==> flow/design.v <==
`timescale 1ns/10ps
module MBF(CLK, RESET, IN_VALID, IN_DATA, X_DATA, Y_DATA, OUT_VALID);
input   CLK;
input   RESET;
input   IN_VALID;
input       [12:0]  IN_DATA;
output  reg [12:0]  X_DATA;
output  reg [12:0]  Y_DATA;
output  reg         OUT_VALID;
reg [5:0] data_cnt;
reg [12:0] s[0:10];
reg [12:0] in_data;
reg [33:0] y_h[0:11];
reg [33:0] y_l[0:11];
wire [17:0] H0, H1, H2, H3, H4, H5, H6, H7, H8, H9, H10, H11;
wire [17:0] L0, L1, L2, L3, L4, L5, L6, L7, L8, L9, L10, L11;
assign H0 = 18'd110592;
assign H1 = 18'd77824;
assign H2 = 18'd20480;
assign H3 = 18'd36864;
assign H4 = 18'd86016;
assign H5 = 18'd69632;
assign H6 = 18'd65536;
assign H7 = 18'd77824;
assign H8 = 18'd45056;
assign H9 = 18'd49152;
assign H10 = 18'd65536;
assign H11 = 18'd126976;
assign L0 = 18'd57344;
assign L1 = 18'd16384;
assign L2 = 18'd12288;
assign L3 = 18'd4096;
assign L4 = 18'd65536;
assign L5 = 18'd57344;
assign L6 = 18'd114688;
assign L7 = 18'd65536;
assign L8 = 18'd126976;
assign L9 = 18'd114688;
assign L10 = 18'd126976;
assign L11 = 18'd69632;
always@(posedge RESET or posedge CLK)
begin
    if (RESET) begin
        in_data <= 13'b0;
        s[0] <= 13'b0;
		s[1] <= 13'b0;
		s[2] <= 13'b0;
		s[3] <= 13'b0;
		s[4] <= 13'b0;
		s[5] <= 13'b0;	
		s[6] <= 13'b0;
		s[7] <= 13'b0;
		s[8] <= 13'b0;
		s[9] <= 13'b0;
		s[10] <= 13'b0;
 		y_h[0] <= 34'b0;
		y_h[1] <= 34'b0;
		y_h[2] <= 34'b0;
		y_h[3] <= 34'b0;
		y_h[4] <= 34'b0;
		y_h[5] <= 34'b0;	
		y_h[6] <= 34'b0;
		y_h[7] <= 34'b0;
		y_h[8] <= 34'b0;
		y_h[9] <= 34'b0;
		y_h[10] <= 34'b0;
		y_h[11] <= 34'b0;
		y_l[0] <= 34'b0;
		y_l[1] <= 34'b0;
		y_l[2] <= 34'b0;
		y_l[3] <= 34'b0;
		y_l[4] <= 34'b0;
		y_l[5] <= 34'b0;	
		y_l[6] <= 34'b0;
		y_l[7] <= 34'b0;
		y_l[8] <= 34'b0;
		y_l[9] <= 34'b0;
		y_l[10] <= 34'b0;
		y_l[11] <= 34'b0;
    end else begin
        in_data <= (IN_VALID) ? IN_DATA : 13'b0;
		s[0] <= in_data;
		s[1] <= s[0];
		s[2] <= s[1];
		s[3] <= s[2];
		s[4] <= s[3];
		s[5] <= s[4];
		s[6] <= s[5];
		s[7] <= s[6];
		s[8] <= s[7];
		s[9] <= s[8];
		s[10] <= s[9];
		y_h[0] <= H0 * in_data;
		y_h[1] <= H1 * s[0];
        y_h[2] <= H2 * s[1];
        y_h[3] <= H3 * s[2];
        y_h[4] <= H4 * s[3];
        y_h[5] <= H5 * s[4];
        y_h[6] <= H6 * s[5];
        y_h[7] <= H7 * s[6];
        y_h[8] <= H8 * s[7];
        y_h[9] <= H9 * s[8];
        y_h[10] <= H10 * s[9];
        y_h[11] <= H11 * s[10];
		y_l[0] <= L0 * in_data;
		y_l[1] <= L1 * s[0];
        y_l[2] <= L2 * s[1];
        y_l[3] <= L3 * s[2];
        y_l[4] <= L4 * s[3];
        y_l[5] <= L5 * s[4];
        y_l[6] <= L6 * s[5];
        y_l[7] <= L7 * s[6];
        y_l[8] <= L8 * s[7];
        y_l[9] <= L9 * s[8];
        y_l[10] <= L10 * s[9];
        y_l[11] <= L11 * s[10];
    end
end
reg [12:0] fk_x;
reg [12:0] fk_y;
always @ (posedge RESET or posedge CLK)
begin
	if (RESET) begin
		X_DATA <= 13'b0;
		Y_DATA <= 13'b0;
		fk_x <= 13'b0;
		fk_y <= 13'b0;
		OUT_VALID <= 1'b0;
	end else begin
		fk_y <= (((y_h[0] + y_h[1] + y_h[2] + y_h[3] + y_h[4] + y_h[5] + y_h[6] + y_h[7] + y_h[8] + y_h[9] + y_h[10] + y_h[11]) >> 20) & 14'd1) ? 
				(((y_h[0] + y_h[1] + y_h[2] + y_h[3] + y_h[4] + y_h[5] + y_h[6] + y_h[7] + y_h[8] + y_h[9] + y_h[10] + y_h[11]) >> 20) + 1'b1) >> 1 :
				((y_h[0] + y_h[1] + y_h[2] + y_h[3] + y_h[4] + y_h[5] + y_h[6] + y_h[7] + y_h[8] + y_h[9] + y_h[10] + y_h[11]) >> 21);
		fk_x <= (((y_l[0] + y_l[1] + y_l[2] + y_l[3] + y_l[4] + y_l[5] + y_l[6] + y_l[7] + y_l[8] + y_l[9] + y_l[10] + y_l[11]) >> 20) & 14'd1) ? 
				(((y_l[0] + y_l[1] + y_l[2] + y_l[3] + y_l[4] + y_l[5] + y_l[6] + y_l[7] + y_l[8] + y_l[9] + y_l[10] + y_l[11]) >> 20) + 1'b1) >> 1 :
				((y_l[0] + y_l[1] + y_l[2] + y_l[3] + y_l[4] + y_l[5] + y_l[6] + y_l[7] + y_l[8] + y_l[9] + y_l[10] + y_l[11]) >> 21);
		X_DATA <= fk_x;
		Y_DATA <= fk_y;
		OUT_VALID <= (fk_x) ? 1'b1 : 1'b0;
	end
end
endmodule
Reports on MBF
Each step is given for the RTL above and for the edited RTL.
Lines under "orig" count in the file above, lines under "edited" in the edited file.
"change": "edited" minus "orig" as printed here. "change_rel_pct": 100 x difference / "orig".
Operators: Yosys type, input widths -> output width; for muxes data width and select width s.
Library cell names are shortened.
{ "design": {"design": "MBF", "clk_port": "CLK", "lib": "sky130hd", "pvt_corner": "tt_025C_1v80"} }

Edit of the RTL
Unified diff, file above to edited file.
The edit is scripted: it alters the design's behaviour and was not made to optimise anything.
begin of diff
@@ -79,5 +79,5 @@
 		y_l[11] <= 34'b0;
     end else begin
-        in_data <= (IN_VALID) ? IN_DATA : 13'b0;
+        in_data <= IN_DATA;
 		s[0] <= in_data;
 		s[1] <= s[0];
end of diff

Elaborated design
Source: Yosys, flattened and elaborated. Widths are those after wreduce; folded enables and synchronous resets count as part of the registers. Registers that Yosys merges into a memory's read port (data or address) are not register bits. Print and check cells do not count.
{ "op_classes": {"columns": ["item", "orig", "edited", "change", "change_rel_pct"], "rows": [
  ["n_mul", 18, 18, 0, 0.00],
  ["muxes", 4, 3, -1, -25.00],
  ["n_reduce_logical", 1, 1, 0, 0.00],
  ["n_addsub", 24, 24, 0, 0.00]
]} }
{ "op_table": {"columns": ["cell", "orig", "edited", "change", "change_rel_pct"], "rows": [
  ["$mux 13", 3, 2, -1, -33.33],
  ["$add 34x34->34", 16, 16, 0, 0.00],
  ["$mul 5x13->18 const A", 9, 9, 0, 0.00],
  ["$mul 3x13->16 const A", 5, 5, 0, 0.00],
  ["$add 34x29->34", 4, 4, 0, 0.00],
  ["$add 14x1->14 const B", 2, 2, 0, 0.00],
  ["$mul 2x13->15 const A", 2, 2, 0, 0.00],
  ["$mul 4x13->17 const A", 2, 2, 0, 0.00],
  ["$add 34x25->34", 1, 1, 0, 0.00],
  ["$add 34x27->34", 1, 1, 0, 0.00],
  ["$mux 1", 1, 1, 0, 0.00],
  ["$reduce_bool 13->1", 1, 1, 0, 0.00]
]} }
{ "bits": {"columns": ["item", "orig", "edited", "change", "change_rel_pct"], "rows": [
  ["ff_bits", 675, 675, 0, 0.00],
  ["input_bits", 16, 16, 0, 0.00],
  ["word_cells", 88, 87, -1, -1.14]
]} }

Longest topological paths
Yosys ltp: most cells in a row. Word level: on the elaborated netlist, between registers, memories and ports. Mapped: between sequential cells and ports; inverters and the memories' decode and read muxes count.
{ "logic_depth": {"columns": ["item", "orig", "edited", "change", "change_rel_pct"], "rows": [
  ["ltp_word", 13, 13, 0, 0.00],
  ["abc_area", "0", "0", null, null],
  ["mapped_depth", 23, 21, -2, -8.70],
  ["depth_no_buf", 23, 21, -2, -8.70]
]} }

Mapped cells and area
Yosys stat after the flow's synthesis: flattened, memories mapped to cells. It holds for the ABC_AREA given above (unset counts as 0); a run with the other value may have another netlist.
{ "types": {"columns": ["type", "orig", "edited", "change", "change_rel_pct"], "rows": [
  ["nand3_1", 17, 40, 23, 135.29],
  ["nor2_1", 119, 137, 18, 15.13],
  ["o21ai_0", 91, 77, -14, -15.38],
  ["nor3_1", 31, 42, 11, 35.48],
  ["and2_1", 18, 7, -11, -61.11],
  ["and3_1", 7, 17, 10, 142.86],
  ["a21oi_1", 134, 143, 9, 6.72],
  ["nor2b_1", 32, 23, -9, -28.12],
  ["nand2b_1", 20, 11, -9, -45.00],
  ["o211ai_1", 0, 9, 9, null],
  ["a21o_1", 44, 51, 7, 15.91],
  ["o41ai_1", 11, 18, 7, 63.64],
  ["a21boi_0", 15, 21, 6, 40.00],
  ["a211o_1", 2, 8, 6, 300.00],
  ["o31a_1", 1, 7, 6, 600.00],
  ["or3_1", 7, 12, 5, 71.43],
  ["a211oi_1", 5, 10, 5, 100.00],
  ["a41oi_1", 0, 5, 5, null]
]} }
The list need not be complete.
{ "mapped": {"columns": ["item", "orig", "edited", "change", "change_rel_pct"], "rows": [
  ["flip_flops", 488, 488, 0, 0.00],
  ["cells", 3281, 3370, 89, 2.71],
  ["area_um2", 37918.9, 38454.4, 535.5, 1.41],
  ["buf_cells", 5, 7, 2, 40.00]
]} }

Path before layout
Path of least setup slack by OpenSTA after synthesis, without wires, with an ideal clock, recovery checks aside; 20% of the period is set as input and as output delay. Where synthesis merged equal registers, the netlist keeps one of their names.
{ "synth_path": {"columns": ["item", "orig", "edited", "change", "change_rel_pct"], "rows": [
  ["path_kind", "reg-to-reg", "reg-to-reg", null, null],
  ["from", "register (name not given)", "register (name not given)", null, null],
  ["to", "register fk_y[11]", "register fk_y[11]", null, null],
  ["period_ns", 7.0, 7.0, 0.0, 0.00],
  ["delay_ns", 5.910, 5.741, -0.169, -2.86],
  ["slack_ns", 1.090, 1.259, 0.169, null],
  ["driving_pins", 22, 20, -2, -9.09],
  ["setup_ns", 0.123, 0.080, -0.043, null],
  ["arrival_time_ns", 5.787, 5.661, -0.126, -2.18],
  ["required_time_ns", 6.877, 6.920, 0.043, 0.63],
  ["n_path_buf", 0, 0, 0, null],
  ["synth_period_reached_ns", 5.91, 5.741, -0.169, -2.86]
]} }
"delay_ns" = arrival - input delay + setup time.
"driving_pins" counts driving pins, that of a launching flip-flop among them; a cell with two outputs on the path counts twice.
"synth_period_reached_ns" is the clock period less the worst setup slack; recovery checks do not enter. This is arithmetic on one report: input and output delays are still those of the set period (20% each).
{ "synth_via_orig": {"cell_sequence": "dfrtp_1 > fa_1 > inv_1 > fa_1 > inv_1 > fa_1 > fa_1 > fa_1 > ha_1 > a2111o_1 > a21oi_4 > nor2_4 > a21oi_1 > xnor2_1 > ha_1 > nand3_1 > nand4b_1 > nor4_2 > nand3b_1 > nor4b_2 > a211oi_2 > xnor2_1"} }
{ "synth_rtl_orig": {"columns": ["item", "line_no", "source"], "rows": [
  ["end, assigned", 127, "fk_y <= 13'b0;"],
  ["end, assigned", 130, "fk_y <= (((y_h[0] + y_h[1] + y_h[2] + y_h[3] + y_h[4] + y_h[5] + y_h[6] + y_h[7] + y_h[8] + y_h[9] + y_h[10] + ..."],
  ["end, declared", 120, "reg [12:0] fk_y;"]
]} }
orig: Chain of elaborated cells between the ends: none given.
{ "synth_via_edited": {"cell_sequence": "dfrtp_1 > inv_1 > fa_1 > inv_1 > fa_1 > fa_1 > fa_1 > inv_1 > fa_1 > or4b_4 > o221a_2 > nor2_1 > xor2_1 > ha_1 > nand3_1 > nor4b_4 > nand3_4 > o41a_1 > nor3_2 > xnor2_1"} }
{ "synth_rtl_edited": {"columns": ["item", "line_no", "source"], "rows": [
  ["end, assigned", 127, "fk_y <= 13'b0;"],
  ["end, assigned", 130, "fk_y <= (((y_h[0] + y_h[1] + y_h[2] + y_h[3] + y_h[4] + y_h[5] + y_h[6] + y_h[7] + y_h[8] + y_h[9] + y_h[10] + ..."],
  ["end, declared", 120, "reg [12:0] fk_y;"]
]} }
edited: Chain of elaborated cells between the ends: none given.

Path in the finished layout
From the final timing report of the runs of set A: the path of least setup slack in the routed layout; clock arrival at registers is part of the times.
{ "layout_path": {"columns": ["item", "orig", "edited", "change", "change_rel_pct"], "rows": [
  ["path_kind", "reg-to-reg", "reg-to-reg", null, null],
  ["from", "register (name not given)", "register (name not given)", null, null],
  ["to", "register fk_x[11]", "register fk_x[7]", null, null],
  ["setup_ns", 0.11, 0.12, 0.01, null],
  ["driving_pins", 22, 18, -4, -18.18],
  ["slack_ns", 0.34, 0.26, -0.08, null],
  ["arrival_time_ns", 6.89, 6.97, 0.08, 1.16],
  ["required_time_ns", 7.22, 7.24, 0.02, 0.28],
  ["period_ns", 6.72, 6.72, 0.00, 0.00],
  ["n_path_buf", 0, 0, 0, null]
]} }
{ "layout_via_orig": {"cell_sequence": "dfrtp_1 > inv_1 > fa_1 > inv_1 > fa_1 > fa_1 > inv_1 > fa_1 > inv_1 > fa_1 > ha_1 > a31oi_2 > o21ai_4 > xor2_2 > ha_1 > nand2_2 > a2111o_1 > nor3b_4 > nand3b_2 > o31a_1 > or3_1 > xor2_1"} }
{ "layout_rtl_orig": {"columns": ["item", "line_no", "source"], "rows": [
  ["end, assigned", 126, "fk_x <= 13'b0;"],
  ["end, assigned", 133, "fk_x <= (((y_l[0] + y_l[1] + y_l[2] + y_l[3] + y_l[4] + y_l[5] + y_l[6] + y_l[7] + y_l[8] + y_l[9] + y_l[10] + ..."],
  ["end, declared", 119, "reg [12:0] fk_x;"]
]} }
orig: Chain of elaborated cells between the ends: none given.
{ "layout_via_edited": {"cell_sequence": "dfrtp_1 > inv_1 > fa_1 > inv_1 > fa_1 > fa_1 > fa_1 > fa_1 > ha_1 > nand3_1 > o211ai_1 > a31o_2 > a211oi_1 > or3_1 > or3_1 > a221oi_1 > nand2_1 > xor2_1"} }
{ "layout_rtl_edited": {"columns": ["item", "line_no", "source"], "rows": [
  ["end, assigned", 126, "fk_x <= 13'b0;"],
  ["end, assigned", 133, "fk_x <= (((y_l[0] + y_l[1] + y_l[2] + y_l[3] + y_l[4] + y_l[5] + y_l[6] + y_l[7] + y_l[8] + y_l[9] + y_l[10] + ..."],
  ["end, declared", 119, "reg [12:0] fk_x;"]
]} }
edited: Chain of elaborated cells between the ends: none given.

Measured runs
Both versions went through the flow (Yosys, OpenROAD) with the same settings in each pair. Constraints: input delay and output delay 20% of the set period each, output load 0.01 pF.
{ "settings_set_A": {"CORE_UTILIZATION": 40, "period_ns": 6.72, "CAP_MARGIN": 20, "CORE_MARGIN": 2, "SLEW_MARGIN": 20} }
{ "results_set_A": {"columns": ["item", "orig", "edited", "change", "change_rel_pct"], "rows": [
  ["final_die_area_um2", 97275.4, 98630.5, 1355.1, 1.39],
  ["timing.setup.ws_ns", 0.336, 0.264, -0.072, null],
  ["synth_area_um2", 37918.9, 38454.4, 535.5, 1.41],
  ["timing.achieved_period_ns", 6.384, 6.456, 0.072, 1.13],
  ["finish.stdcell_area_um2", 42495.8, 42741.0, 245.2, 0.58],
  ["worst_hold_slack_ns", 0.347, 0.347, 0.000, null]
]} }
{ "settings_set_B": {"ABC_AREA": 0, "CAP_MARGIN": 40, "CORE_MARGIN": 5, "CORE_UTILIZATION": 56, "CTS_CLUSTER_DIAMETER": 216, "GPL_ROUTABILITY_DRIVEN": 1, "MAX_ROUTING_LAYER": "met5", "MIN_ROUTING_LAYER": "met2", "PLACE_DENSITY_LB_ADDON": 0.06, "SLEW_MARGIN": 10, "period_ns": 9.59} }
{ "results_set_B": {"columns": ["item", "orig", "edited", "change", "change_rel_pct"], "rows": [
  ["final_die_area_um2", 73016.1, 74008.5, 992.4, 1.36],
  ["timing.setup.ws_ns", 2.544, 2.949, 0.405, null],
  ["synth_area_um2", 37918.9, 38454.4, 535.5, 1.41],
  ["timing.achieved_period_ns", 7.046, 6.641, -0.405, -5.75],
  ["finish.stdcell_area_um2", 41496.0, 42157.9, 661.9, 1.60],
  ["worst_hold_slack_ns", 0.347, 0.348, 0.001, null]
]} }
"timing.achieved_period_ns" = clock period - worst setup slack. The figure is calculated, with input and output delays left at 20% of the set period.
